==> flow/design.v <==
module rad4_reference(
    input [31:0] x,
    input [10:0] y,
    output [31:0] p
    );
    wire [5:0] sign_factor;
    wire [32:0] PP_5;
    wire [32:0] PP_4;
    wire [32:0] PP_3;
    wire [32:0] PP_2;
    wire [32:0] PP_1;
    wire [32:0] PP_0;
    wire [2:0] tmp1;
    wire [2:0] tmp0;
    assign tmp1 = {y[10],y[10:9]}; 
    assign tmp0 = {y[1:0],1'b0};
    rad4_BE PP5_gen(
        .x1(tmp1),
        .y(x),
        .sign_factor(sign_factor[5]),
        .PP(PP_5)
        );
    rad4_BE PP4_gen(
        .x1(y[9:7]),
        .y(x),
        .sign_factor(sign_factor[4]),
        .PP(PP_4)
        );
    rad4_BE PP3_gen(
        .x1(y[7:5]),
        .y(x),
        .sign_factor(sign_factor[3]),
        .PP(PP_3)
        );
    rad4_BE PP2_gen(
        .x1(y[5:3]),
        .y(x),
        .sign_factor(sign_factor[2]),
        .PP(PP_2)
        );
    rad4_BE PP1_gen(
        .x1(y[3:1]),
        .y(x),
        .sign_factor(sign_factor[1]),
        .PP(PP_1)
        );
    rad4_BE PP0_gen(
        .x1(tmp0),
        .y(x),
        .sign_factor(sign_factor[0]),
        .PP(PP_0)
        );
    PP_add Final(
        .sign_factor(sign_factor),
        .PP_5(PP_5),
        .PP_4(PP_4),
        .PP_3(PP_3),
        .PP_2(PP_2),
        .PP_1(PP_1),
        .PP_0(PP_0),
        .p(p)
        );
endmodule
module rad4_BE(
    input [2:0] x1,
    input [31:0] y,
    output sign_factor,
    output [32:0] PP
    );
    wire one, two, sign;
    code encode_block(
        .one(one),
        .two(two),
        .sign(sign),
        .y2(x1[2]),
        .y1(x1[1]),
        .y0(x1[0])
        );
    wire [32:0] tmp1_pp; 
    assign tmp1_pp = {y[31],y};  
    wire [33:0] out1;
    assign out1[0] = sign;
    genvar i;
    generate
        for ( i = 0; i < 33; i = i+1 )
            begin : pp_rad4_first 
            product pp_pr(tmp1_pp[i],out1[i],one,two,sign,PP[i],out1[i+1]);
            end
    endgenerate
    sgn_gen sign_gen(one,two,sign,sign_factor);
endmodule
module code(one,two,sign,y2,y1,y0);  
	input y2,y1,y0;                     
	output one,two,sign;                
	wire [1:0]k;                        
	xor x1(one,y0,y1);                  
	xor x2(k[1],y2,y1);                 
	not n1(k[0],one);                   
	and a1(two,k[0],k[1]);              
	assign sign=y2;                     
endmodule   
module product(x1,x0,one,two,sign,p,i);
	input x1,x0,sign,one,two;
	output p,i;
	wire [1:0] k;
	xor xo1(i,x1,sign);
	and a1(k[1],i,one);
	and a0(k[0],x0,two);
	or o1(p,k[1],k[0]);
endmodule
module sgn_gen(one,two,sign,sign_factor);
    input sign,one,two;
    output sign_factor;
    wire k;
    or o1(k,one,two);
    and a1(sign_factor,sign,k);
endmodule
module PP_add(
    input [5:0] sign_factor,
    input [32:0] PP_5,
    input [32:0] PP_4,
    input [32:0] PP_3,
    input [32:0] PP_2,
    input [32:0] PP_1,
    input [32:0] PP_0,
    output [31:0] p
    );
    wire [5:0] E_MSB;
    assign E_MSB[0] = ~ PP_0[32];
    assign E_MSB[1] = ~ PP_1[32];
    assign E_MSB[2] = ~ PP_2[32];
    assign E_MSB[3] = ~ PP_3[32];
    assign E_MSB[4] = ~ PP_4[32];
    assign E_MSB[5] = ~ PP_5[32];
    wire [33:0] sum00_FA;
    wire [33:0] carry00_FA;
    wire [33:0] tmp001_FA;
    wire [33:0] tmp002_FA;
    wire [33:0] tmp003_FA;
    assign tmp001_FA = {E_MSB[0],{3{PP_0[32]}},PP_0[32:4],PP_0[2]};
    assign tmp002_FA = {E_MSB[1],PP_1[32],PP_1[32:2],PP_1[0]};
    assign tmp003_FA = {PP_2,sign_factor[1]};
    genvar i001;
    generate
        for (i001 = 0; i001 < 34; i001 = i001 + 1)
            begin : pp_fad00
            FAd pp_fad(tmp001_FA[i001],tmp002_FA[i001], tmp003_FA[i001], carry00_FA[i001],sum00_FA[i001]);
            end
    endgenerate
    wire [1:0] sum00_HA;
    wire [1:0] carry00_HA;
    wire [1:0] tmp001_HA;
    wire [1:0] tmp002_HA;
    assign tmp001_HA = {1'b1,PP_0[3]};
    assign tmp002_HA = {PP_2[32],PP_1[1]};
    genvar i002;
    generate
        for (i002 = 0; i002 < 2; i002 = i002 + 1)
            begin : pp_had00
            HAd pp_had(tmp001_HA[i002],tmp002_HA[i002],carry00_HA[i002],sum00_HA[i002]);
            end
    endgenerate
    wire [32:0] sum01_FA;
    wire [32:0] carry01_FA;
    wire [32:0] tmp011_FA;
    wire [32:0] tmp012_FA;
    wire [32:0] tmp013_FA;
    assign tmp011_FA = {1'b1,E_MSB[3],PP_3[32],PP_3[32:4],PP_3[2]};
    assign tmp012_FA = {PP_4[32],PP_4[32:2],PP_4[0]};
    assign tmp013_FA = {PP_5[31:0],sign_factor[4]};
    genvar i011;
    generate
        for (i011 = 0; i011 < 33; i011 = i011 + 1)
            begin : pp_fad01
            FAd pp_fad(tmp011_FA[i011],tmp012_FA[i011], tmp013_FA[i011], carry01_FA[i011],sum01_FA[i011]);
            end
    endgenerate
    wire [1:0] sum01_HA;
    wire [1:0] carry01_HA;
    wire [1:0] tmp011_HA;
    wire [1:0] tmp012_HA;
    assign tmp011_HA = {E_MSB[4],PP_3[3]};
    assign tmp012_HA = {PP_5[32],PP_4[1]};
    genvar i012;
    generate
        for (i012 = 0; i012 < 2; i012 = i012 + 1)
            begin : pp_had01
            HAd pp_had(tmp011_HA[i012],tmp012_HA[i012],carry01_HA[i012],sum01_HA[i012]);
            end
    endgenerate
    wire [33:0] sum10_FA;
    wire [33:0] carry10_FA;
    wire [33:0] tmp101_FA;
    wire [33:0] tmp102_FA;
    wire [33:0] tmp103_FA;
    assign tmp101_FA = {E_MSB[2],sum00_HA[1],sum00_FA[33:3],sum00_FA[1]};
    assign tmp102_FA = {carry00_HA[1],carry00_FA[33:2],carry00_HA[0]};
    assign tmp103_FA = {sum01_FA[29:1],sum01_HA[0],sum01_FA[0],PP_3[1:0],sign_factor[2]};
    genvar i010;
    generate
        for (i010 = 0; i010 < 34; i010 = i010 + 1)
            begin : pp_fad10
            FAd pp_fad(tmp101_FA[i010],tmp102_FA[i010], tmp103_FA[i010], carry10_FA[i010],sum10_FA[i010]);
            end
    endgenerate
    wire [1:0] sum10_HA;
    wire [1:0] carry10_HA;
    wire [1:0] tmp101_HA;
    wire [1:0] tmp102_HA;
    assign tmp101_HA = {1'b1,sum00_FA[2]};
    assign tmp102_HA = {sum01_FA[30],carry00_FA[1]};
    genvar i013;
    generate
        for (i013 = 0; i013 < 2; i013 = i013 + 1)
            begin : pp_had11
            HAd pp_had(tmp101_HA[i013],tmp102_HA[i013],carry10_HA[i013],sum10_HA[i013]);
            end
    endgenerate
    wire [32:0] sum20_FA;
    wire [32:0] carry20_FA;
    wire [32:0] tmp201_FA;
    wire [32:0] tmp202_FA;
    wire [32:0] tmp203_FA;
    assign tmp201_FA = {carry10_HA[1],sum10_HA[1],sum10_FA[33:4],sum10_FA[1]};
    assign tmp202_FA = {sum01_FA[31],carry10_FA[33:3],carry10_HA[0]};
    assign tmp203_FA = {carry01_FA[30:1],carry01_HA[0],carry01_FA[0],sign_factor[3]};
    genvar i020;
    generate
        for (i020 = 0; i020 < 33; i020 = i020 + 1)
            begin : pp_fad20
            FAd pp_fad(tmp201_FA[i020],tmp202_FA[i020], tmp203_FA[i020], carry20_FA[i020],sum20_FA[i020]);
            end
    endgenerate
    wire [3:0] sum20_HA;
    wire [3:0] carry20_HA;
    wire [3:0] tmp201_HA;
    wire [3:0] tmp202_HA;
    assign tmp201_HA = {sum01_HA[1],sum01_FA[32],sum10_FA[3:2]};
    assign tmp202_HA = {carry01_FA[32:31],carry10_FA[2:1]};
    genvar i021;
    generate
        for (i021 = 0; i021 < 4; i021 = i021 + 1)
            begin : pp_had21
            HAd pp_had(tmp201_HA[i021],tmp202_HA[i021],carry20_HA[i021],sum20_HA[i021]);
            end
    endgenerate
    wire  sum30_FA;
    wire  carry30_FA;
    FAd pp_fad(sum20_FA[2],carry20_FA[1], sign_factor[5], carry30_FA,sum30_FA);
    wire [32:0] sum30_HA;
    wire [32:0] carry30_HA;
    wire [32:0] tmp301_HA;
    wire [32:0] tmp302_HA;
    assign tmp301_HA = {carry01_HA[1],sum20_HA[3:2],sum20_FA[32:3]};
    assign tmp302_HA = {carry20_HA[3:2],carry20_FA[32:2]};
    genvar i031;
    generate
        for (i031 = 0; i031 < 33; i031 = i031 + 1)
            begin : pp_had31
            HAd pp_had(tmp301_HA[i031],tmp302_HA[i031],carry30_HA[i031],sum30_HA[i031]);
            end
    endgenerate
    wire [44:0] tmp_sum;
    wire [44:0] tmp_add1;
    wire [44:0] tmp_add2;
    assign tmp_add1 = {1'b0,sum30_HA,sum30_FA,sum20_FA[1],sum20_HA[1:0],sum20_FA[0],sum10_HA[0],sum10_FA[0],sum00_HA[0],sum00_FA[0],PP_0[1:0]};
    assign tmp_add2 = {carry30_HA,carry30_FA,1'b0,carry20_HA[1:0],carry20_FA[0],1'b0,carry10_FA[0],1'b0,carry00_FA[0],2'b0,sign_factor[0]}; 
    assign tmp_sum = tmp_add1 + tmp_add2;
    assign p = tmp_sum[41:10];
endmodule
module FAd(a,b,c,cy,sm);
	input a,b,c;
	output cy,sm;
	wire x,y,z;
	xor x1(x,a,b);
	xor x2(sm,x,c);
	and a1(y,a,b);
	and a2(z,x,c);
	or o1(cy,y,z);
endmodule 
module HAd(a,b,cy,sm);
	input a,b;
	output cy,sm;
	xor x1(sm,a,b);
	and a1(cy,a,b);
endmodule 
module rad4_reference1(
    input [31:0] x,
    input [10:0] y,
    output [31:0] p
    );
    wire [5:0] sign_factor;
    wire [32:0] PP_5;
    wire [32:0] PP_4;
    wire [32:0] PP_3;
    wire [32:0] PP_2;
    wire [32:0] PP_1;
    wire [32:0] PP_0;
    wire [2:0] tmp1;
    wire [2:0] tmp0;
    assign tmp1 = {y[10],y[10:9]}; 
    assign tmp0 = {y[1:0],1'b0};
    rad4_BE1 PP5_gen(
        .x1(tmp1),
        .y(x),
        .sign_factor(sign_factor[5]),
        .PP(PP_5)
        );
    rad4_BE1 PP4_gen(
        .x1(y[9:7]),
        .y(x),
        .sign_factor(sign_factor[4]),
        .PP(PP_4)
        );
    rad4_BE1 PP3_gen(
        .x1(y[7:5]),
        .y(x),
        .sign_factor(sign_factor[3]),
        .PP(PP_3)
        );
    rad4_BE1 PP2_gen(
        .x1(y[5:3]),
        .y(x),
        .sign_factor(sign_factor[2]),
        .PP(PP_2)
        );
    rad4_BE1 PP1_gen(
        .x1(y[3:1]),
        .y(x),
        .sign_factor(sign_factor[1]),
        .PP(PP_1)
        );
    rad4_BE1 PP0_gen(
        .x1(tmp0),
        .y(x),
        .sign_factor(sign_factor[0]),
        .PP(PP_0)
        );
    PP_add1 Final(
        .sign_factor(sign_factor),
        .PP_5(PP_5),
        .PP_4(PP_4),
        .PP_3(PP_3),
        .PP_2(PP_2),
        .PP_1(PP_1),
        .PP_0(PP_0),
        .p(p)
        );
endmodule
module rad4_BE1(
    input [2:0] x1,
    input [31:0] y,
    output sign_factor,
    output [32:0] PP
    );
    wire one, two, sign;
    code1 encode1_block(
        .one(one),
        .two(two),
        .sign(sign),
        .y2(x1[2]),
        .y1(x1[1]),
        .y0(x1[0])
        );
    wire [32:0] tmp1_pp; 
    assign tmp1_pp = {y[31],y};  
    wire [33:0] out1;
    assign out1[0] = sign;
    genvar i;
    generate
        for ( i = 0; i < 33; i = i+1 )
            begin : pp_rad4_first 
            product1 pp_pr(tmp1_pp[i],out1[i],one,two,sign,PP[i],out1[i+1]);
            end
    endgenerate
    assign sign_factor = sign & (one | two);
endmodule
module code1(one,two,sign,y2,y1,y0);  
	input y2,y1,y0;                     
	output one,two,sign;                
	wire [1:0]k;                        
	xor x1(one,y0,y1);                  
	xor x2(k[1],y2,y1);                 
	not n1(k[0],one);                   
	and a1(two,k[0],k[1]);              
	assign sign=y2;                     
endmodule   
module product1(x1,x0,one,two,sign,p,i);
	input x1,x0,sign,one,two;
	output p,i;
	wire [1:0] k;
	xor xo1(i,x1,sign);
	and a1(k[1],i,one);
	and a0(k[0],x0,two);
	or o1(p,k[1],k[0]);
endmodule
module PP_add1(
    input [5:0] sign_factor,
    input [32:0] PP_5,
    input [32:0] PP_4,
    input [32:0] PP_3,
    input [32:0] PP_2,
    input [32:0] PP_1,
    input [32:0] PP_0,
    output [31:0] p
    );
    wire [5:0] E_MSB;
    assign E_MSB[0] = ~ PP_0[32];
    assign E_MSB[1] = ~ PP_1[32];
    assign E_MSB[2] = ~ PP_2[32];
    assign E_MSB[3] = ~ PP_3[32];
    assign E_MSB[4] = ~ PP_4[32];
    assign E_MSB[5] = ~ PP_5[32];
    wire [33:0] sum00_FA;
    wire [33:0] carry00_FA;
    wire [33:0] tmp001_FA;
    wire [33:0] tmp002_FA;
    wire [33:0] tmp003_FA;
    assign tmp001_FA = {E_MSB[0],{3{PP_0[32]}},PP_0[32:4],PP_0[2]};
    assign tmp002_FA = {E_MSB[1],PP_1[32],PP_1[32:2],PP_1[0]};
    assign tmp003_FA = {PP_2,sign_factor[1]};
    genvar i001;
    generate
        for (i001 = 0; i001 < 34; i001 = i001 + 1)
            begin : pp_FAd100
            FAd1 pp_FAd1(tmp001_FA[i001],tmp002_FA[i001], tmp003_FA[i001], carry00_FA[i001],sum00_FA[i001]);
            end
    endgenerate
    wire [1:0] sum00_HA;
    wire [1:0] carry00_HA;
    wire [1:0] tmp001_HA;
    wire [1:0] tmp002_HA;
    assign tmp001_HA = {1'b1,PP_0[3]};
    assign tmp002_HA = {PP_2[32],PP_1[1]};
    genvar i002;
    generate
        for (i002 = 0; i002 < 2; i002 = i002 + 1)
            begin : pp_HAd100
            HAd1 pp_HAd1(tmp001_HA[i002],tmp002_HA[i002],carry00_HA[i002],sum00_HA[i002]);
            end
    endgenerate
    wire [32:0] sum01_FA;
    wire [32:0] carry01_FA;
    wire [32:0] tmp011_FA;
    wire [32:0] tmp012_FA;
    wire [32:0] tmp013_FA;
    assign tmp011_FA = {1'b1,E_MSB[3],PP_3[32],PP_3[32:4],PP_3[2]};
    assign tmp012_FA = {PP_4[32],PP_4[32:2],PP_4[0]};
    assign tmp013_FA = {PP_5[31:0],sign_factor[4]};
    genvar i011;
    generate
        for (i011 = 0; i011 < 33; i011 = i011 + 1)
            begin : pp_FAd101
            FAd1 pp_FAd1(tmp011_FA[i011],tmp012_FA[i011], tmp013_FA[i011], carry01_FA[i011],sum01_FA[i011]);
            end
    endgenerate
    wire [1:0] sum01_HA;
    wire [1:0] carry01_HA;
    wire [1:0] tmp011_HA;
    wire [1:0] tmp012_HA;
    assign tmp011_HA = {E_MSB[4],PP_3[3]};
    assign tmp012_HA = {PP_5[32],PP_4[1]};
    genvar i012;
    generate
        for (i012 = 0; i012 < 2; i012 = i012 + 1)
            begin : pp_HAd101
            HAd1 pp_HAd1(tmp011_HA[i012],tmp012_HA[i012],carry01_HA[i012],sum01_HA[i012]);
            end
    endgenerate
    wire [33:0] sum10_FA;
    wire [33:0] carry10_FA;
    wire [33:0] tmp101_FA;
    wire [33:0] tmp102_FA;
    wire [33:0] tmp103_FA;
    assign tmp101_FA = {E_MSB[2],sum00_HA[1],sum00_FA[33:3],sum00_FA[1]};
    assign tmp102_FA = {carry00_HA[1],carry00_FA[33:2],carry00_HA[0]};
    assign tmp103_FA = {sum01_FA[29:1],sum01_HA[0],sum01_FA[0],PP_3[1:0],sign_factor[2]};
    genvar i010;
    generate
        for (i010 = 0; i010 < 34; i010 = i010 + 1)
            begin : pp_FAd110
            FAd1 pp_FAd1(tmp101_FA[i010],tmp102_FA[i010], tmp103_FA[i010], carry10_FA[i010],sum10_FA[i010]);
            end
    endgenerate
    wire [1:0] sum10_HA;
    wire [1:0] carry10_HA;
    wire [1:0] tmp101_HA;
    wire [1:0] tmp102_HA;
    assign tmp101_HA = {1'b1,sum00_FA[2]};
    assign tmp102_HA = {sum01_FA[30],carry00_FA[1]};
    genvar i013;
    generate
        for (i013 = 0; i013 < 2; i013 = i013 + 1)
            begin : pp_HAd111
            HAd1 pp_HAd1(tmp101_HA[i013],tmp102_HA[i013],carry10_HA[i013],sum10_HA[i013]);
            end
    endgenerate
    wire [32:0] sum20_FA;
    wire [32:0] carry20_FA;
    wire [32:0] tmp201_FA;
    wire [32:0] tmp202_FA;
    wire [32:0] tmp203_FA;
    assign tmp201_FA = {carry10_HA[1],sum10_HA[1],sum10_FA[33:4],sum10_FA[1]};
    assign tmp202_FA = {sum01_FA[31],carry10_FA[33:3],carry10_HA[0]};
    assign tmp203_FA = {carry01_FA[30:1],carry01_HA[0],carry01_FA[0],sign_factor[3]};
    genvar i020;
    generate
        for (i020 = 0; i020 < 33; i020 = i020 + 1)
            begin : pp_FAd120
            FAd1 pp_FAd1(tmp201_FA[i020],tmp202_FA[i020], tmp203_FA[i020], carry20_FA[i020],sum20_FA[i020]);
            end
    endgenerate
    wire [3:0] sum20_HA;
    wire [3:0] carry20_HA;
    wire [3:0] tmp201_HA;
    wire [3:0] tmp202_HA;
    assign tmp201_HA = {sum01_HA[1],sum01_FA[32],sum10_FA[3:2]};
    assign tmp202_HA = {carry01_FA[32:31],carry10_FA[2:1]};
    genvar i021;
    generate
        for (i021 = 0; i021 < 4; i021 = i021 + 1)
            begin : pp_HAd121
            HAd1 pp_HAd1(tmp201_HA[i021],tmp202_HA[i021],carry20_HA[i021],sum20_HA[i021]);
            end
    endgenerate
    wire  sum30_FA;
    wire  carry30_FA;
    FAd1 pp_FAd1(sum20_FA[2],carry20_FA[1], sign_factor[5], carry30_FA,sum30_FA);
    wire [32:0] sum30_HA;
    wire [32:0] carry30_HA;
    wire [32:0] tmp301_HA;
    wire [32:0] tmp302_HA;
    assign tmp301_HA = {carry01_HA[1],sum20_HA[3:2],sum20_FA[32:3]};
    assign tmp302_HA = {carry20_HA[3:2],carry20_FA[32:2]};
    genvar i031;
    generate
        for (i031 = 0; i031 < 33; i031 = i031 + 1)
            begin : pp_HAd131
            HAd1 pp_HAd1(tmp301_HA[i031],tmp302_HA[i031],carry30_HA[i031],sum30_HA[i031]);
            end
    endgenerate
    wire [44:0] tmp_sum;
    wire [44:0] tmp_add1;
    wire [44:0] tmp_add2;
    assign tmp_add1 = {1'b0,sum30_HA,sum30_FA,sum20_FA[1],sum20_HA[1:0],sum20_FA[0],sum10_HA[0],sum10_FA[0],sum00_HA[0],sum00_FA[0],PP_0[1:0]};
    assign tmp_add2 = {carry30_HA,carry30_FA,1'b0,carry20_HA[1:0],carry20_FA[0],1'b0,carry10_FA[0],1'b0,carry00_FA[0],2'b0,sign_factor[0]}; 
    assign tmp_sum = tmp_add1 + tmp_add2;
    assign p = tmp_sum[41:10];
endmodule
module FAd1(a,b,c,cy,sm);
	input a,b,c;
	output cy,sm;
	wire x,y,z;
	xor x1(x,a,b);
	xor x2(sm,x,c);
	and a1(y,a,b);
	and a2(z,x,c);
	or o1(cy,y,z);
endmodule 
module HAd1(a,b,cy,sm);
	input a,b;
	output cy,sm;
	xor x1(sm,a,b);
	and a1(cy,a,b);
endmodule 
module rad4_reference2(
    input [31:0] x,
    input [10:0] y,
    output [31:0] p
    );
    wire [5:0] sign_factor;
    wire [32:0] PP_5;
    wire [32:0] PP_4;
    wire [32:0] PP_3;
    wire [32:0] PP_2;
    wire [32:0] PP_1;
    wire [32:0] PP_0;
    wire [2:0] tmp1;
    wire [2:0] tmp0;
    assign tmp1 = {y[10],y[10:9]}; 
    assign tmp0 = {y[1:0],1'b0};
    rad4_BE2 PP5_gen(
        .x1(tmp1),
        .y(x),
        .sign_factor(sign_factor[5]),
        .PP(PP_5)
        );
    rad4_BE2 PP4_gen(
        .x1(y[9:7]),
        .y(x),
        .sign_factor(sign_factor[4]),
        .PP(PP_4)
        );
    rad4_BE2 PP3_gen(
        .x1(y[7:5]),
        .y(x),
        .sign_factor(sign_factor[3]),
        .PP(PP_3)
        );
    rad4_BE2 PP2_gen(
        .x1(y[5:3]),
        .y(x),
        .sign_factor(sign_factor[2]),
        .PP(PP_2)
        );
    rad4_BE2 PP1_gen(
        .x1(y[3:1]),
        .y(x),
        .sign_factor(sign_factor[1]),
        .PP(PP_1)
        );
    rad4_BE2 PP0_gen(
        .x1(tmp0),
        .y(x),
        .sign_factor(sign_factor[0]),
        .PP(PP_0)
        );
    PP_add2 Final(
        .sign_factor(sign_factor),
        .PP_5(PP_5),
        .PP_4(PP_4),
        .PP_3(PP_3),
        .PP_2(PP_2),
        .PP_1(PP_1),
        .PP_0(PP_0),
        .p(p)
        );
endmodule
module rad4_BE2(
    input [2:0] x1,
    input [31:0] y,
    output sign_factor,
    output [32:0] PP
    );
    wire one, two, sign;
    code2 encode2_block(
        .one(one),
        .two(two),
        .sign(sign),
        .y2(x1[2]),
        .y1(x1[1]),
        .y0(x1[0])
        );
    wire [32:0] tmp1_pp; 
    assign tmp1_pp = {y[31],y};  
    wire [33:0] out1;
    assign out1[0] = sign;
    genvar i;
    generate
        for ( i = 0; i < 33; i = i+1 )
            begin : pp_rad4_first 
            product2 pp_pr(tmp1_pp[i],out1[i],one,two,sign,PP[i],out1[i+1]);
            end
    endgenerate
    assign sign_factor = sign & (one | two);
endmodule
module code2(one,two,sign,y2,y1,y0);  
	input y2,y1,y0;                     
	output one,two,sign;                
	wire [1:0]k;                        
	xor x1(one,y0,y1);                  
	xor x2(k[1],y2,y1);                 
	not n1(k[0],one);                   
	and a1(two,k[0],k[1]);              
	assign sign=y2;                     
endmodule   
module product2(x1,x0,one,two,sign,p,i);
	input x1,x0,sign,one,two;
	output p,i;
	wire [1:0] k;
	xor xo1(i,x1,sign);
	and a1(k[1],i,one);
	and a0(k[0],x0,two);
	or o1(p,k[1],k[0]);
endmodule
module PP_add2(
    input [5:0] sign_factor,
    input [32:0] PP_5,
    input [32:0] PP_4,
    input [32:0] PP_3,
    input [32:0] PP_2,
    input [32:0] PP_1,
    input [32:0] PP_0,
    output [31:0] p
    );
    wire [5:0] E_MSB;
    assign E_MSB[0] = ~ PP_0[32];
    assign E_MSB[1] = ~ PP_1[32];
    assign E_MSB[2] = ~ PP_2[32];
    assign E_MSB[3] = ~ PP_3[32];
    assign E_MSB[4] = ~ PP_4[32];
    assign E_MSB[5] = ~ PP_5[32];
    wire [33:0] sum00_FA;
    wire [33:0] carry00_FA;
    wire [33:0] tmp001_FA;
    wire [33:0] tmp002_FA;
    wire [33:0] tmp003_FA;
    assign tmp001_FA = {E_MSB[0],{3{PP_0[32]}},PP_0[32:4],PP_0[2]};
    assign tmp002_FA = {E_MSB[1],PP_1[32],PP_1[32:2],PP_1[0]};
    assign tmp003_FA = {PP_2,sign_factor[1]};
    genvar i001;
    generate
        for (i001 = 0; i001 < 34; i001 = i001 + 1)
            begin : pp_FAd200
            FAd2 pp_FAd2(tmp001_FA[i001],tmp002_FA[i001], tmp003_FA[i001], carry00_FA[i001],sum00_FA[i001]);
            end
    endgenerate
    wire [1:0] sum00_HA;
    wire [1:0] carry00_HA;
    wire [1:0] tmp001_HA;
    wire [1:0] tmp002_HA;
    assign tmp001_HA = {1'b1,PP_0[3]};
    assign tmp002_HA = {PP_2[32],PP_1[1]};
    genvar i002;
    generate
        for (i002 = 0; i002 < 2; i002 = i002 + 1)
            begin : pp_HAd200
            HAd2 pp_HAd2(tmp001_HA[i002],tmp002_HA[i002],carry00_HA[i002],sum00_HA[i002]);
            end
    endgenerate
    wire [32:0] sum01_FA;
    wire [32:0] carry01_FA;
    wire [32:0] tmp011_FA;
    wire [32:0] tmp012_FA;
    wire [32:0] tmp013_FA;
    assign tmp011_FA = {1'b1,E_MSB[3],PP_3[32],PP_3[32:4],PP_3[2]};
    assign tmp012_FA = {PP_4[32],PP_4[32:2],PP_4[0]};
    assign tmp013_FA = {PP_5[31:0],sign_factor[4]};
    genvar i011;
    generate
        for (i011 = 0; i011 < 33; i011 = i011 + 1)
            begin : pp_FAd201
            FAd2 pp_FAd2(tmp011_FA[i011],tmp012_FA[i011], tmp013_FA[i011], carry01_FA[i011],sum01_FA[i011]);
            end
    endgenerate
    wire [1:0] sum01_HA;
    wire [1:0] carry01_HA;
    wire [1:0] tmp011_HA;
    wire [1:0] tmp012_HA;
    assign tmp011_HA = {E_MSB[4],PP_3[3]};
    assign tmp012_HA = {PP_5[32],PP_4[1]};
    genvar i012;
    generate
        for (i012 = 0; i012 < 2; i012 = i012 + 1)
            begin : pp_HAd201
            HAd2 pp_HAd2(tmp011_HA[i012],tmp012_HA[i012],carry01_HA[i012],sum01_HA[i012]);
            end
    endgenerate
    wire [33:0] sum10_FA;
    wire [33:0] carry10_FA;
    wire [33:0] tmp101_FA;
    wire [33:0] tmp102_FA;
    wire [33:0] tmp103_FA;
    assign tmp101_FA = {E_MSB[2],sum00_HA[1],sum00_FA[33:3],sum00_FA[1]};
    assign tmp102_FA = {carry00_HA[1],carry00_FA[33:2],carry00_HA[0]};
    assign tmp103_FA = {sum01_FA[29:1],sum01_HA[0],sum01_FA[0],PP_3[1:0],sign_factor[2]};
    genvar i010;
    generate
        for (i010 = 0; i010 < 34; i010 = i010 + 1)
            begin : pp_FAd210
            FAd2 pp_FAd2(tmp101_FA[i010],tmp102_FA[i010], tmp103_FA[i010], carry10_FA[i010],sum10_FA[i010]);
            end
    endgenerate
    wire [1:0] sum10_HA;
    wire [1:0] carry10_HA;
    wire [1:0] tmp101_HA;
    wire [1:0] tmp102_HA;
    assign tmp101_HA = {1'b1,sum00_FA[2]};
    assign tmp102_HA = {sum01_FA[30],carry00_FA[1]};
    genvar i013;
    generate
        for (i013 = 0; i013 < 2; i013 = i013 + 1)
            begin : pp_HAd211
            HAd2 pp_HAd2(tmp101_HA[i013],tmp102_HA[i013],carry10_HA[i013],sum10_HA[i013]);
            end
    endgenerate
    wire [32:0] sum20_FA;
    wire [32:0] carry20_FA;
    wire [32:0] tmp201_FA;
    wire [32:0] tmp202_FA;
    wire [32:0] tmp203_FA;
    assign tmp201_FA = {carry10_HA[1],sum10_HA[1],sum10_FA[33:4],sum10_FA[1]};
    assign tmp202_FA = {sum01_FA[31],carry10_FA[33:3],carry10_HA[0]};
    assign tmp203_FA = {carry01_FA[30:1],carry01_HA[0],carry01_FA[0],sign_factor[3]};
    genvar i020;
    generate
        for (i020 = 0; i020 < 33; i020 = i020 + 1)
            begin : pp_FAd220
            FAd2 pp_FAd2(tmp201_FA[i020],tmp202_FA[i020], tmp203_FA[i020], carry20_FA[i020],sum20_FA[i020]);
            end
    endgenerate
    wire [3:0] sum20_HA;
    wire [3:0] carry20_HA;
    wire [3:0] tmp201_HA;
    wire [3:0] tmp202_HA;
    assign tmp201_HA = {sum01_HA[1],sum01_FA[32],sum10_FA[3:2]};
    assign tmp202_HA = {carry01_FA[32:31],carry10_FA[2:1]};
    genvar i021;
    generate
        for (i021 = 0; i021 < 4; i021 = i021 + 1)
            begin : pp_HAd221
            HAd2 pp_HAd2(tmp201_HA[i021],tmp202_HA[i021],carry20_HA[i021],sum20_HA[i021]);
            end
    endgenerate
    wire  sum30_FA;
    wire  carry30_FA;
    FAd2 pp_FAd2(sum20_FA[2],carry20_FA[1], sign_factor[5], carry30_FA,sum30_FA);
    wire [32:0] sum30_HA;
    wire [32:0] carry30_HA;
    wire [32:0] tmp301_HA;
    wire [32:0] tmp302_HA;
    assign tmp301_HA = {carry01_HA[1],sum20_HA[3:2],sum20_FA[32:3]};
    assign tmp302_HA = {carry20_HA[3:2],carry20_FA[32:2]};
    genvar i031;
    generate
        for (i031 = 0; i031 < 33; i031 = i031 + 1)
            begin : pp_HAd231
            HAd2 pp_HAd2(tmp301_HA[i031],tmp302_HA[i031],carry30_HA[i031],sum30_HA[i031]);
            end
    endgenerate
    wire [44:0] tmp_sum;
    wire [44:0] tmp_add1;
    wire [44:0] tmp_add2;
    assign tmp_add1 = {1'b0,sum30_HA,sum30_FA,sum20_FA[1],sum20_HA[1:0],sum20_FA[0],sum10_HA[0],sum10_FA[0],sum00_HA[0],sum00_FA[0],PP_0[1:0]};
    assign tmp_add2 = {carry30_HA,carry30_FA,1'b0,carry20_HA[1:0],carry20_FA[0],1'b0,carry10_FA[0],1'b0,carry00_FA[0],2'b0,sign_factor[0]}; 
    assign tmp_sum = tmp_add1 + tmp_add2;
    assign p = tmp_sum[41:10];
endmodule
module FAd2(a,b,c,cy,sm);
	input a,b,c;
	output cy,sm;
	wire x,y,z;
	xor x1(x,a,b);
	xor x2(sm,x,c);
	and a1(y,a,b);
	and a2(z,x,c);
	or o1(cy,y,z);
endmodule 
module HAd2(a,b,cy,sm);
	input a,b;
	output cy,sm;
	xor x1(sm,a,b);
	and a1(cy,a,b);
endmodule 
module rad4_reference3(
    input [31:0] x,
    input [10:0] y,
    output [31:0] p
    );
    wire [5:0] sign_factor;
    wire [32:0] PP_5;
    wire [32:0] PP_4;
    wire [32:0] PP_3;
    wire [32:0] PP_2;
    wire [32:0] PP_1;
    wire [32:0] PP_0;
    wire [2:0] tmp1;
    wire [2:0] tmp0;
    assign tmp1 = {y[10],y[10:9]}; 
    assign tmp0 = {y[1:0],1'b0};
    rad4_BE3 PP5_gen(
        .x1(tmp1),
        .y(x),
        .sign_factor(sign_factor[5]),
        .PP(PP_5)
        );
    rad4_BE3 PP4_gen(
        .x1(y[9:7]),
        .y(x),
        .sign_factor(sign_factor[4]),
        .PP(PP_4)
        );
    rad4_BE3 PP3_gen(
        .x1(y[7:5]),
        .y(x),
        .sign_factor(sign_factor[3]),
        .PP(PP_3)
        );
    rad4_BE3 PP2_gen(
        .x1(y[5:3]),
        .y(x),
        .sign_factor(sign_factor[2]),
        .PP(PP_2)
        );
    rad4_BE3 PP1_gen(
        .x1(y[3:1]),
        .y(x),
        .sign_factor(sign_factor[1]),
        .PP(PP_1)
        );
    rad4_BE3 PP0_gen(
        .x1(tmp0),
        .y(x),
        .sign_factor(sign_factor[0]),
        .PP(PP_0)
        );
    PP_add3 Final(
        .sign_factor(sign_factor),
        .PP_5(PP_5),
        .PP_4(PP_4),
        .PP_3(PP_3),
        .PP_2(PP_2),
        .PP_1(PP_1),
        .PP_0(PP_0),
        .p(p)
        );
endmodule
module rad4_BE3(
    input [2:0] x1,
    input [31:0] y,
    output sign_factor,
    output [32:0] PP
    );
    wire one, two, sign;
    code3 encode3_block(
        .one(one),
        .two(two),
        .sign(sign),
        .y2(x1[2]),
        .y1(x1[1]),
        .y0(x1[0])
        );
    wire [32:0] tmp1_pp; 
    assign tmp1_pp = {y[31],y};  
    wire [33:0] out1;
    assign out1[0] = sign;
    genvar i;
    generate
        for ( i = 0; i < 33; i = i+1 )
            begin : pp_rad4_first 
            product3 pp_pr(tmp1_pp[i],out1[i],one,two,sign,PP[i],out1[i+1]);
            end
    endgenerate
    assign sign_factor = sign & (one | two);
endmodule
module code3(one,two,sign,y2,y1,y0);  
	input y2,y1,y0;                     
	output one,two,sign;                
	wire [1:0]k;                        
	xor x1(one,y0,y1);                  
	xor x2(k[1],y2,y1);                 
	not n1(k[0],one);                   
	and a1(two,k[0],k[1]);              
	assign sign=y2;                     
endmodule   
module product3(x1,x0,one,two,sign,p,i);
	input x1,x0,sign,one,two;
	output p,i;
	wire [1:0] k;
	xor xo1(i,x1,sign);
	and a1(k[1],i,one);
	and a0(k[0],x0,two);
	or o1(p,k[1],k[0]);
endmodule
module PP_add3(
    input [5:0] sign_factor,
    input [32:0] PP_5,
    input [32:0] PP_4,
    input [32:0] PP_3,
    input [32:0] PP_2,
    input [32:0] PP_1,
    input [32:0] PP_0,
    output [31:0] p
    );
    wire [5:0] E_MSB;
    assign E_MSB[0] = ~ PP_0[32];
    assign E_MSB[1] = ~ PP_1[32];
    assign E_MSB[2] = ~ PP_2[32];
    assign E_MSB[3] = ~ PP_3[32];
    assign E_MSB[4] = ~ PP_4[32];
    assign E_MSB[5] = ~ PP_5[32];
    wire [33:0] sum00_FA;
    wire [33:0] carry00_FA;
    wire [33:0] tmp001_FA;
    wire [33:0] tmp002_FA;
    wire [33:0] tmp003_FA;
    assign tmp001_FA = {E_MSB[0],{3{PP_0[32]}},PP_0[32:4],PP_0[2]};
    assign tmp002_FA = {E_MSB[1],PP_1[32],PP_1[32:2],PP_1[0]};
    assign tmp003_FA = {PP_2,sign_factor[1]};
    genvar i001;
    generate
        for (i001 = 0; i001 < 34; i001 = i001 + 1)
            begin : pp_FAd300
            FAd3 pp_FAd3(tmp001_FA[i001],tmp002_FA[i001], tmp003_FA[i001], carry00_FA[i001],sum00_FA[i001]);
            end
    endgenerate
    wire [1:0] sum00_HA;
    wire [1:0] carry00_HA;
    wire [1:0] tmp001_HA;
    wire [1:0] tmp002_HA;
    assign tmp001_HA = {1'b1,PP_0[3]};
    assign tmp002_HA = {PP_2[32],PP_1[1]};
    genvar i002;
    generate
        for (i002 = 0; i002 < 2; i002 = i002 + 1)
            begin : pp_HAd300
            HAd3 pp_HAd3(tmp001_HA[i002],tmp002_HA[i002],carry00_HA[i002],sum00_HA[i002]);
            end
    endgenerate
    wire [32:0] sum01_FA;
    wire [32:0] carry01_FA;
    wire [32:0] tmp011_FA;
    wire [32:0] tmp012_FA;
    wire [32:0] tmp013_FA;
    assign tmp011_FA = {1'b1,E_MSB[3],PP_3[32],PP_3[32:4],PP_3[2]};
    assign tmp012_FA = {PP_4[32],PP_4[32:2],PP_4[0]};
    assign tmp013_FA = {PP_5[31:0],sign_factor[4]};
    genvar i011;
    generate
        for (i011 = 0; i011 < 33; i011 = i011 + 1)
            begin : pp_FAd301
            FAd3 pp_FAd3(tmp011_FA[i011],tmp012_FA[i011], tmp013_FA[i011], carry01_FA[i011],sum01_FA[i011]);
            end
    endgenerate
    wire [1:0] sum01_HA;
    wire [1:0] carry01_HA;
    wire [1:0] tmp011_HA;
    wire [1:0] tmp012_HA;
    assign tmp011_HA = {E_MSB[4],PP_3[3]};
    assign tmp012_HA = {PP_5[32],PP_4[1]};
    genvar i012;
    generate
        for (i012 = 0; i012 < 2; i012 = i012 + 1)
            begin : pp_HAd301
            HAd3 pp_HAd3(tmp011_HA[i012],tmp012_HA[i012],carry01_HA[i012],sum01_HA[i012]);
            end
    endgenerate
    wire [33:0] sum10_FA;
    wire [33:0] carry10_FA;
    wire [33:0] tmp101_FA;
    wire [33:0] tmp102_FA;
    wire [33:0] tmp103_FA;
    assign tmp101_FA = {E_MSB[2],sum00_HA[1],sum00_FA[33:3],sum00_FA[1]};
    assign tmp102_FA = {carry00_HA[1],carry00_FA[33:2],carry00_HA[0]};
    assign tmp103_FA = {sum01_FA[29:1],sum01_HA[0],sum01_FA[0],PP_3[1:0],sign_factor[2]};
    genvar i010;
    generate
        for (i010 = 0; i010 < 34; i010 = i010 + 1)
            begin : pp_FAd310
            FAd3 pp_FAd3(tmp101_FA[i010],tmp102_FA[i010], tmp103_FA[i010], carry10_FA[i010],sum10_FA[i010]);
            end
    endgenerate
    wire [1:0] sum10_HA;
    wire [1:0] carry10_HA;
    wire [1:0] tmp101_HA;
    wire [1:0] tmp102_HA;
    assign tmp101_HA = {1'b1,sum00_FA[2]};
    assign tmp102_HA = {sum01_FA[30],carry00_FA[1]};
    genvar i013;
    generate
        for (i013 = 0; i013 < 2; i013 = i013 + 1)
            begin : pp_HAd311
            HAd3 pp_HAd3(tmp101_HA[i013],tmp102_HA[i013],carry10_HA[i013],sum10_HA[i013]);
            end
    endgenerate
    wire [32:0] sum20_FA;
    wire [32:0] carry20_FA;
    wire [32:0] tmp201_FA;
    wire [32:0] tmp202_FA;
    wire [32:0] tmp203_FA;
    assign tmp201_FA = {carry10_HA[1],sum10_HA[1],sum10_FA[33:4],sum10_FA[1]};
    assign tmp202_FA = {sum01_FA[31],carry10_FA[33:3],carry10_HA[0]};
    assign tmp203_FA = {carry01_FA[30:1],carry01_HA[0],carry01_FA[0],sign_factor[3]};
    genvar i020;
    generate
        for (i020 = 0; i020 < 33; i020 = i020 + 1)
            begin : pp_FAd320
            FAd3 pp_FAd3(tmp201_FA[i020],tmp202_FA[i020], tmp203_FA[i020], carry20_FA[i020],sum20_FA[i020]);
            end
    endgenerate
    wire [3:0] sum20_HA;
    wire [3:0] carry20_HA;
    wire [3:0] tmp201_HA;
    wire [3:0] tmp202_HA;
    assign tmp201_HA = {sum01_HA[1],sum01_FA[32],sum10_FA[3:2]};
    assign tmp202_HA = {carry01_FA[32:31],carry10_FA[2:1]};
    genvar i021;
    generate
        for (i021 = 0; i021 < 4; i021 = i021 + 1)
            begin : pp_HAd321
            HAd3 pp_HAd3(tmp201_HA[i021],tmp202_HA[i021],carry20_HA[i021],sum20_HA[i021]);
            end
    endgenerate
    wire  sum30_FA;
    wire  carry30_FA;
    FAd3 pp_FAd3(sum20_FA[2],carry20_FA[1], sign_factor[5], carry30_FA,sum30_FA);
    wire [32:0] sum30_HA;
    wire [32:0] carry30_HA;
    wire [32:0] tmp301_HA;
    wire [32:0] tmp302_HA;
    assign tmp301_HA = {carry01_HA[1],sum20_HA[3:2],sum20_FA[32:3]};
    assign tmp302_HA = {carry20_HA[3:2],carry20_FA[32:2]};
    genvar i031;
    generate
        for (i031 = 0; i031 < 33; i031 = i031 + 1)
            begin : pp_HAd331
            HAd3 pp_HAd3(tmp301_HA[i031],tmp302_HA[i031],carry30_HA[i031],sum30_HA[i031]);
            end
    endgenerate
    wire [44:0] tmp_sum;
    wire [44:0] tmp_add1;
    wire [44:0] tmp_add2;
    assign tmp_add1 = {1'b0,sum30_HA,sum30_FA,sum20_FA[1],sum20_HA[1:0],sum20_FA[0],sum10_HA[0],sum10_FA[0],sum00_HA[0],sum00_FA[0],PP_0[1:0]};
    assign tmp_add2 = {carry30_HA,carry30_FA,1'b0,carry20_HA[1:0],carry20_FA[0],1'b0,carry10_FA[0],1'b0,carry00_FA[0],2'b0,sign_factor[0]}; 
    assign tmp_sum = tmp_add1 + tmp_add2;
    assign p = tmp_sum[41:10];
endmodule
module FAd3(a,b,c,cy,sm);
	input a,b,c;
	output cy,sm;
	wire x,y,z;
	xor x1(x,a,b);
	xor x2(sm,x,c);
	and a1(y,a,b);
	and a2(z,x,c);
	or o1(cy,y,z);
endmodule 
module HAd3(a,b,cy,sm);
	input a,b;
	output cy,sm;
	xor x1(sm,a,b);
	and a1(cy,a,b);
endmodule 
module fos_exact_tra_v1(
    input [31:0] x_in,
    input [10:0] a1,
    input clk,
    input reset,
    output [31:0] y_out);
    wire [31:0] b1x;
    wire [31:0] a1y;
    wire signed [31:0] sum0_next;
    wire signed [31:0] sum1;
    reg signed [31:0] sum0;
    rad4_reference mult(sum1,a1,a1y);
    assign y_out = sum0 + x_in;
    assign sum1 = y_out;
    assign sum0_next = a1y - x_in;
    always @ (posedge clk)
    if (reset) begin
        sum0 <= 32'b0;
    end else begin
        sum0 <= sum0_next;
    end
endmodule
module fos_exact_v1(
    input [31:0] x_in,
    input [10:0] a1,
    input clk,
    input reset,
    output [31:0] y_out);
    wire signed [31:0] Data_feedforward;
    wire signed [31:0] Data_feedback;
    wire signed [31:0] sum0;
    reg signed  [31:0] Samples_in1; 
    reg signed  [31:0] Samples_in2; 
    reg signed  [31:0] Samples_out; 
    assign Data_feedforward = {Samples_in2}; 
    assign y_out = Samples_in1 - Data_feedforward - Data_feedback; 
    rad4_reference mult(Samples_out,a1,Data_feedback);
   always @ (posedge clk) 
   if(reset == 1) begin
         Samples_in1 <= 0; 
         Samples_in2 <= 0; 
         Samples_out <= 0; 
      end 
   else begin 
      Samples_in1 <= x_in; 
      Samples_in2 <= Samples_in1; 
      Samples_out <= y_out; 
   end 
endmodule
module fos_exact_tra_v2(
    input [31:0] x_in,
    input [10:0] a1,
    input clk,
    input reset,
    output [31:0] y_out);
    wire [31:0] b1x;
    wire [31:0] a1y;
    wire signed [31:0] sum0_next;
    wire signed [31:0] sum1;
    reg signed [31:0] sum0;
    rad4_reference1 mult(sum1,a1,a1y);
    assign y_out = sum0 + x_in;
    assign sum1 = y_out;
    assign sum0_next = a1y - x_in;
    always @ (posedge clk)
    if (reset) begin
        sum0 <= 32'b0;
    end else begin
        sum0 <= sum0_next;
    end
endmodule
module fos_exact_v2(
    input [31:0] x_in,
    input [10:0] a1,
    input clk,
    input reset,
    output [31:0] y_out);
    wire signed [31:0] Data_feedforward;
    wire signed [31:0] Data_feedback;
    wire signed [31:0] sum0;
    reg signed  [31:0] Samples_in1; 
    reg signed  [31:0] Samples_in2; 
    reg signed  [31:0] Samples_out; 
    assign Data_feedforward = {Samples_in2}; 
    assign y_out = Samples_in1 - Data_feedforward - Data_feedback; 
    rad4_reference1 mult(Samples_out,a1,Data_feedback);
   always @ (posedge clk) 
   if(reset == 1) begin
         Samples_in1 <= 0; 
         Samples_in2 <= 0; 
         Samples_out <= 0; 
      end 
   else begin 
      Samples_in1 <= x_in; 
      Samples_in2 <= Samples_in1; 
      Samples_out <= y_out; 
   end 
endmodule
module fos_exact_tra_v3(
    input [31:0] x_in,
    input [10:0] a1,
    input [10:0] b1,
    input clk,
    input reset,
    output [31:0] y_out);
    wire [31:0] b1x;
    wire [31:0] a1y;
    wire signed [31:0] sum0_next;
    wire signed [31:0] sum1;
    reg signed [31:0] sum0;
    rad4_reference2 mult(x_in,b1,b1x);
    rad4_reference2 mult2(sum1,a1,a1y);
    assign y_out = sum0 + x_in;
    assign sum1 = y_out;
    assign sum0_next = b1x + a1y;
    always @ (posedge clk)
    if (reset) begin
        sum0 <= 32'b0;
    end else begin
        sum0 <= sum0_next;
    end
endmodule
module fos_exact_v3(
    input [31:0] x_in,
    input [10:0] a1,
    input [10:0] b1,
    input clk,
    input reset,
    output [31:0] y_out);
    wire signed [31:0] Data_feedforward;
    wire signed [31:0] Data_feedback;
    wire signed [31:0] sum0;
    reg signed  [31:0] Samples_in1; 
    reg signed  [31:0] Samples_in2; 
    reg signed  [31:0] Samples_out; 
    assign y_out = Samples_in1 + Data_feedforward - Data_feedback; 
    rad4_reference2 mult(Samples_out,a1,Data_feedback);
    rad4_reference2 mult1(Samples_in2,b1,Data_feedforward);                     
   always @ (posedge clk) 
   if(reset == 1) begin
         Samples_in1 <= 0; 
         Samples_in2 <= 0; 
         Samples_out <= 0; 
      end 
   else begin 
      Samples_in1 <= x_in; 
      Samples_in2 <= Samples_in1; 
      Samples_out <= y_out; 
   end 
endmodule
module fos_exact_tra_v4(
    input [31:0] x_in,
    input [10:0] a1,
    input clk,
    input reset,
    output [31:0] y_out);
    wire [31:0] b1x;
    wire [31:0] a1y;
    wire signed [31:0] sum0_next;
    wire signed [31:0] sum1;
    reg signed [31:0] sum0;
    rad4_reference3 mult(sum1,a1,a1y);
    assign y_out = sum0 + x_in;
    assign sum1 = y_out;
    assign sum0_next = a1y;
    always @ (posedge clk)
    if (reset) begin
        sum0 <= 32'b0;
    end else begin
        sum0 <= sum0_next;
    end
endmodule
module fos_exact_v4(
    input [31:0] x_in,
    input [10:0] a1,
    input clk,
    input reset,
    output [31:0] y_out);
    wire signed [31:0] Data_feedforward;
    wire signed [31:0] Data_feedback;
    wire signed [31:0] sum0;
    reg signed  [31:0] Samples_in1; 
    reg signed  [31:0] Samples_in2; 
    reg signed  [31:0] Samples_out; 
    assign y_out = Samples_in1 - Data_feedback; 
    rad4_reference3 mult(Samples_out,a1,Data_feedback);
   always @ (posedge clk) 
   if(reset == 1) begin
         Samples_in1 <= 0; 
         Samples_in2 <= 0; 
         Samples_out <= 0; 
      end 
   else begin 
      Samples_in1 <= x_in; 
      Samples_in2 <= Samples_in1; 
      Samples_out <= y_out; 
   end 
endmodule
module a_filter_reference_32x11(
    input [31:0] x_in,
    input clk,
    input [5:0] reset,
    output [31:0] y_out);
    wire [10:0] a1_1;
    wire [10:0] a1_2;
    wire [10:0] a1_3;
    wire [10:0] a1_4;
    wire [10:0] b1;
    assign a1_1 = -11'sd208;
    assign a1_2 = -11'sd1021;
    assign a1_3 = -11'sd930;
    assign a1_4 = -11'sd1010;
    assign b1 = 11'sd307;
    wire [31:0] y_1;
    wire [31:0] y_2;
    wire [31:0] y_3;
    wire [31:0] y_4;
    wire [31:0] y_5;
    fos_exact_v4 first_stage(x_in,a1_4,clk,reset[0],y_1);
    fos_exact_v3 second_stage(y_1,a1_3,b1,clk,reset[1],y_2);
    fos_exact_v2 third_stage(y_2,a1_2,clk,reset[2],y_3);
    fos_exact_v2 fourth_stage(y_3,a1_2,clk,reset[3],y_4);
    fos_exact_v1 fifth_stage(y_4,a1_1,clk,reset[4],y_5);
    fos_exact_v1 sixth_stage(y_5,a1_1,clk,reset[5],y_out);
endmodule
# Reports on a_filter_reference_32x11

Tool output for the design above, in the order of the flow.
Lines are those of the file above, counted from 1.
Operators carry their Yosys type and port widths (W data, S select, Z words).
Cell names lack the library's common part.
The mark n/a stands for no value.

Design top: a_filter_reference_32x11
Clock input: clk
Library: sky130hd
Library corner: tt_025C_1v80

# After elaboration

Source: Yosys, flattened and elaborated, memories not mapped. Widths are those after wreduce; folded enables and synchronous resets count as part of the registers. Registers that Yosys merges into a memory's read port (data or address) are not register bits. Print and check cells do not count. Equal cells are merged and count once.

Add/subtract/negate cells: 18
Bitwise operators: 3071

Operator list:

| cell             | count |
| $xor A1 B1 Y1    | 1277 |
| $and A1 B1 Y1    | 1261 |
| $sub A32 B32 Y32 | 10 |
| $or A1 B1 Y1     | 298 |
| $add A42 B42 Y42 | 7 |
| $not A1 Y1       | 235 |
| $add A32 B32 Y32 | 1 |

Register bits: 544
Output and inout port bits: 32

# Logic depth

Depth = most cells in a row (Yosys ltp): at word level without a register or memory, in the mapped netlist without a sequential cell, where the memories' decode and read muxes count.

Word-level depth: 14
ABC_AREA: 0
Mapped depth: 33

# Netlist

The flow's flattened synthesis, as Yosys stat reports it; memories are mapped. The netlist is that of the ABC_AREA named above (0 if unset); the other value can give another one.

Cells by type:

| cell type | count |
| ha_1      | 1128 |
| dfxtp_1   | 544 |
| fa_1      | 430 |
| inv_1     | 1581 |
| nor2_1    | 625 |
| xnor2_1   | 222 |
| a21oi_1   | 295 |
| a21o_1    | 165 |
| xor2_1    | 141 |
| o21ai_0   | 145 |
| nor2b_1   | 109 |
| nand2_1   | 147 |
| o21a_1    | 57 |
| nor3_1    | 84 |
| o21bai_1  | 44 |
| nand3_1   | 65 |
| nand2b_1  | 47 |
| and2_1    | 45 |

Not listed: further types 58, cells in them 483.

Cells in the netlist: 6357
Mapped area: 55318.1 um2
Flip-flop cells: 544
Buffers: 77

The figures by module come from a second, unflattened synthesis with its own total; it is not the netlist above.

Cells (unflattened synthesis): 9980
Area (unflattened synthesis): 95354.0 um2

Rows give one instance, submodules left out.

By module:

| module           | times used | cells | area (um2) | sequential area (um2) |
| fos_exact_v1     | 2          | 607   | 5689.2     | 1921.8 |
| fos_exact_v2     | 2          | 607   | 5689.2     | 1921.8 |
| (name not given) | 396        | 2     | 17.5       | 0.0 |
| (name not given) | 396        | 2     | 17.5       | 0.0 |
| (name not given) | 396        | 2     | 17.5       | 0.0 |
| FAd              | 270        | 1     | 20.0       | 0.0 |
| FAd1             | 270        | 1     | 20.0       | 0.0 |
| FAd2             | 270        | 1     | 20.0       | 0.0 |
| fos_exact_v3     | 1          | 606   | 5336.4     | 1921.8 |
| PP_add           | 2          | 327   | 2199.6     | 0.0 |
| PP_add1          | 2          | 327   | 2199.6     | 0.0 |
| PP_add2          | 2          | 327   | 2199.6     | 0.0 |
| fos_exact_v4     | 1          | 406   | 3535.9     | 1281.2 |
| (name not given) | 198        | 2     | 17.5       | 0.0 |

Modules not listed: 20.

# Path before layout

OpenSTA on the mapped netlist: ideal clock, no wires. The path of least setup slack (recovery checks aside). Input and output delay are each 20% of the period. Register names are those of the netlist, which keeps one name where synthesis merged equal registers.

Kind: reg-to-output
Start: reg sixth_stage.Samples_out[10]
End: out y_out[28]
Clock period: 9.0 ns
External output delay: 1.800 ns
Time at the first pin: 0.000 ns
Data arrival time: 6.100 ns
Data required time: 7.200 ns
Setup slack: 1.100 ns
Path delay: 6.100 ns
Stages on the path: 29
Synthesis period reached: 7.9 ns

"path delay" = arrival - input delay + setup time.
A path that ends at an output port has no setup time.
"stages on the path": output pins that drive a net of the path, with the launching flip-flop's if there is one; two outputs of one cell count as two.
"synthesis period reached" is the clock period less the worst setup slack; recovery checks do not enter. This is arithmetic on one report: input and output delays are still those of the set period (20% each).
The rows between start and end are the longest chain of elaborated cells between them; the timing report does not say that the signal goes this way. Where chains are equally long, one stands for them.
A line is the first line of the expression or statement that the cell stems from. Yosys adds cells for indexed reads and writes and turns some case tables into memories.

Cells stage by stage: dfxtp_1 -> inv_1 -> ha_1 -> ha_1 -> inv_1 -> fa_1 -> inv_1 -> ha_1 -> ha_1 -> and3_1 -> a221o_1 -> a21oi_1 -> o2bb2ai_1 -> a211oi_1 -> nor2_1 -> a21oi_1 -> xnor2_1 -> fa_1 -> inv_1 -> ha_1 -> buf_1 -> nand2_1 -> a21o_1 -> a31o_2 -> a31oi_1 -> o21ai_0 -> a21oi_1 -> o21ai_0 -> o31a_1
Cells in the longest elaborated chain: 9
Elaborated cells between the ends (all ways): 57
Source lines of those cells: 9

Ends and longest elaborated chain, after synthesis:

| element          | line | text |
| start, declared  | 1157 | `reg signed  [31:0] Samples_out;` |
| start, assigned  | 1165 | `Samples_out <= 0;` |
| start, assigned  | 1170 | `Samples_out <= y_out;` |
| $not A1 Y1       | n/a  |  |
| $xor A1 B1 Y1    | 275  | `xor x1(x,a,b);` |
| $xor A1 B1 Y1    | 276  | `xor x2(sm,x,c);` |
| $xor A1 B1 Y1    | 275  |  |
| $and A1 B1 Y1    | 278  | `and a2(z,x,c);` |
| $or A1 B1 Y1     | 279  | `or o1(cy,y,z);` |
| $xor A1 B1 Y1    | 284  | `xor x1(sm,a,b);` |
| $add A42 B42 Y42 | 268  | `assign tmp_sum = tmp_add1 + tmp_add2;` |
| $sub A32 B32 Y32 | 1159 | `assign y_out = Samples_in1 - Data_feedforward - Data_feedback;` |
| end, declared    | 1326 | `output [31:0] y_out);` |

# Path in the finished layout

Path of least setup slack in the final report of run 2 (OpenROAD, finished layout, wires in). Where an end is a register, its clock arrival counts in the times.

Kind: reg-to-output
Start: reg sixth_stage.Samples_out[4]
End: out y_out[31]
Clock period: 5.44 ns
External output delay: 1.09 ns
Time at the first pin: 0.69 ns
Data arrival time: 6.69 ns
Data required time: 4.35 ns
Setup slack: -2.34 ns
Stages on the path: 30

The rows between start and end are the longest chain of elaborated cells between them; the timing report does not say that the signal goes this way. Where chains are equally long, one stands for them.

Cells stage by stage: dfxtp_2 -> inv_2 -> ha_4 -> ha_1 -> inv_1 -> fa_1 -> inv_2 -> ha_4 -> ha_4 -> nand4_1 -> o221ai_2 -> o2111ai_4 -> a21oi_4 -> a21o_1 -> nor2_4 -> buf_4 -> o21ai_1 -> xor2_1 -> fa_1 -> inv_1 -> ha_2 -> a21o_1 -> a21o_1 -> nand2_2 -> nand2_4 -> o31ai_4 -> a21oi_4 -> o21a_1 -> or2_4 -> buf_6
Cells in the longest elaborated chain: 9
Elaborated cells between the ends (all ways): 50
Source lines of those cells: 9

Ends and longest elaborated chain, after layout:

| element          | line | text |
| start, declared  | 1157 | `reg signed  [31:0] Samples_out;` |
| start, assigned  | 1165 | `Samples_out <= 0;` |
| start, assigned  | 1170 | `Samples_out <= y_out;` |
| $not A1 Y1       | n/a  |  |
| $xor A1 B1 Y1    | 275  | `xor x1(x,a,b);` |
| $xor A1 B1 Y1    | 276  | `xor x2(sm,x,c);` |
| $xor A1 B1 Y1    | 275  |  |
| $and A1 B1 Y1    | 278  | `and a2(z,x,c);` |
| $or A1 B1 Y1     | 279  | `or o1(cy,y,z);` |
| $xor A1 B1 Y1    | 284  | `xor x1(sm,a,b);` |
| $add A42 B42 Y42 | 268  | `assign tmp_sum = tmp_add1 + tmp_add2;` |
| $sub A32 B32 Y32 | 1159 | `assign y_out = Samples_in1 - Data_feedforward - Data_feedback;` |
| end, declared    | 1326 | `output [31:0] y_out);` |

Subject: a_filter_reference_32x11 on sky130hd, stored results

Hello all,

Settings and measured results of 4 stored flow runs for module a_filter_reference_32x11 (sky130hd), not sorted in any way. The constraints put input and output delay at 20% of the set period each and load the outputs with 0.01 pF.
"achieved clock period" means the clock period less the worst setup slack. The figure is calculated, with input and output delays left at 20% of the set period.
"time on the worst setup path": the worst setup path's part of the clock period (all of it between registers, 20% less for each end at a port) less its slack. A launch clock that arrives late makes it longer, a capture clock that arrives late makes it shorter.
Settings: - = not set for that run.
A result given as - is not shown for that run.

| item                                         | run 1 | run 2         | run 3         | run 4 |
| ABC_AREA                                     | 1     | 0             | 0             | 1     |
| CELL_PAD_IN_SITES_GLOBAL_PLACEMENT           | 3     | -             | 3             | 0     |
| CORE_UTILIZATION                             | 69    | 18            | 44            | 40    |
| GPL_TIMING_DRIVEN                            | 1     | -             | 1             | -     |
| MIN_ROUTING_LAYER                            | met2  | met1          | -             | met2  |
| PLACE_DENSITY_LB_ADDON                       | 0.15  | -             | 0.02          | -     |
| SETUP_SLACK_MARGIN                           | -0.39 | -0.33         | -             | -     |
| TNS_END_PERCENT                              | 70    | 80            | 55            | 95    |
| period_ns                                    | 5.65  | 5.44          | 6.45          | 6.39  |
| CAP_MARGIN                                   | 20    | 40            | 20            | 25    |
| CORE_MARGIN                                  | 2     | 8             | 2             | 2     |
| SLEW_MARGIN                                  | 20    | 35            | 15            | 20    |
| CTS_CLUSTER_SIZE                             | -     | 54            | 85            | 48    |
| MAX_ROUTING_LAYER                            | -     | met4          | met4          | met4  |
| PLACE_DENSITY                                | -     | 0.44          | -             | -     |
| CORE_ASPECT_RATIO                            | -     | -             | 1.52          | 0.98  |
| CTS_CLUSTER_DIAMETER                         | -     | -             | 79            | 33    |
| GPL_ROUTABILITY_DRIVEN                       | -     | -             | 0             | 0     |
| CELL_PAD_IN_SITES_DETAIL_PLACEMENT           | -     | -             | -             | 0     |
| utilization after layout                     | -     | 0.271         | 0.619         | -     |
| die size (um2)                               | -     | 325316.0      | 128636.0      | -     |
| worst hold slack (ns)                        | -     | 0.458         | 0.452         | -     |
| achieved clock period (ns)                   | -     | 7.779         | 8.081         | -     |
| standard-cell area of the final layout (um2) | -     | 82731.8       | 77277.9       | -     |
| time on the worst setup path (ns)            | -     | 6.69          | 6.79          | -     |
| type of the worst setup path                 | -     | reg-to-output | reg-to-output | -     |
| setup slack of the worst path (ns)           | -     | -2.339        | -1.631        | -     |
| post-route setup TNS (ns)                    | -     | -193.373      | -40.951       | -     |
| synthesis area (um2)                         | -     | 55318.1       | 55318.1       | -     |

Run 1: stopped before the end: placement reported FLW-0024
Run 4: stopped before the end: routing reported GRT-0232

Thanks
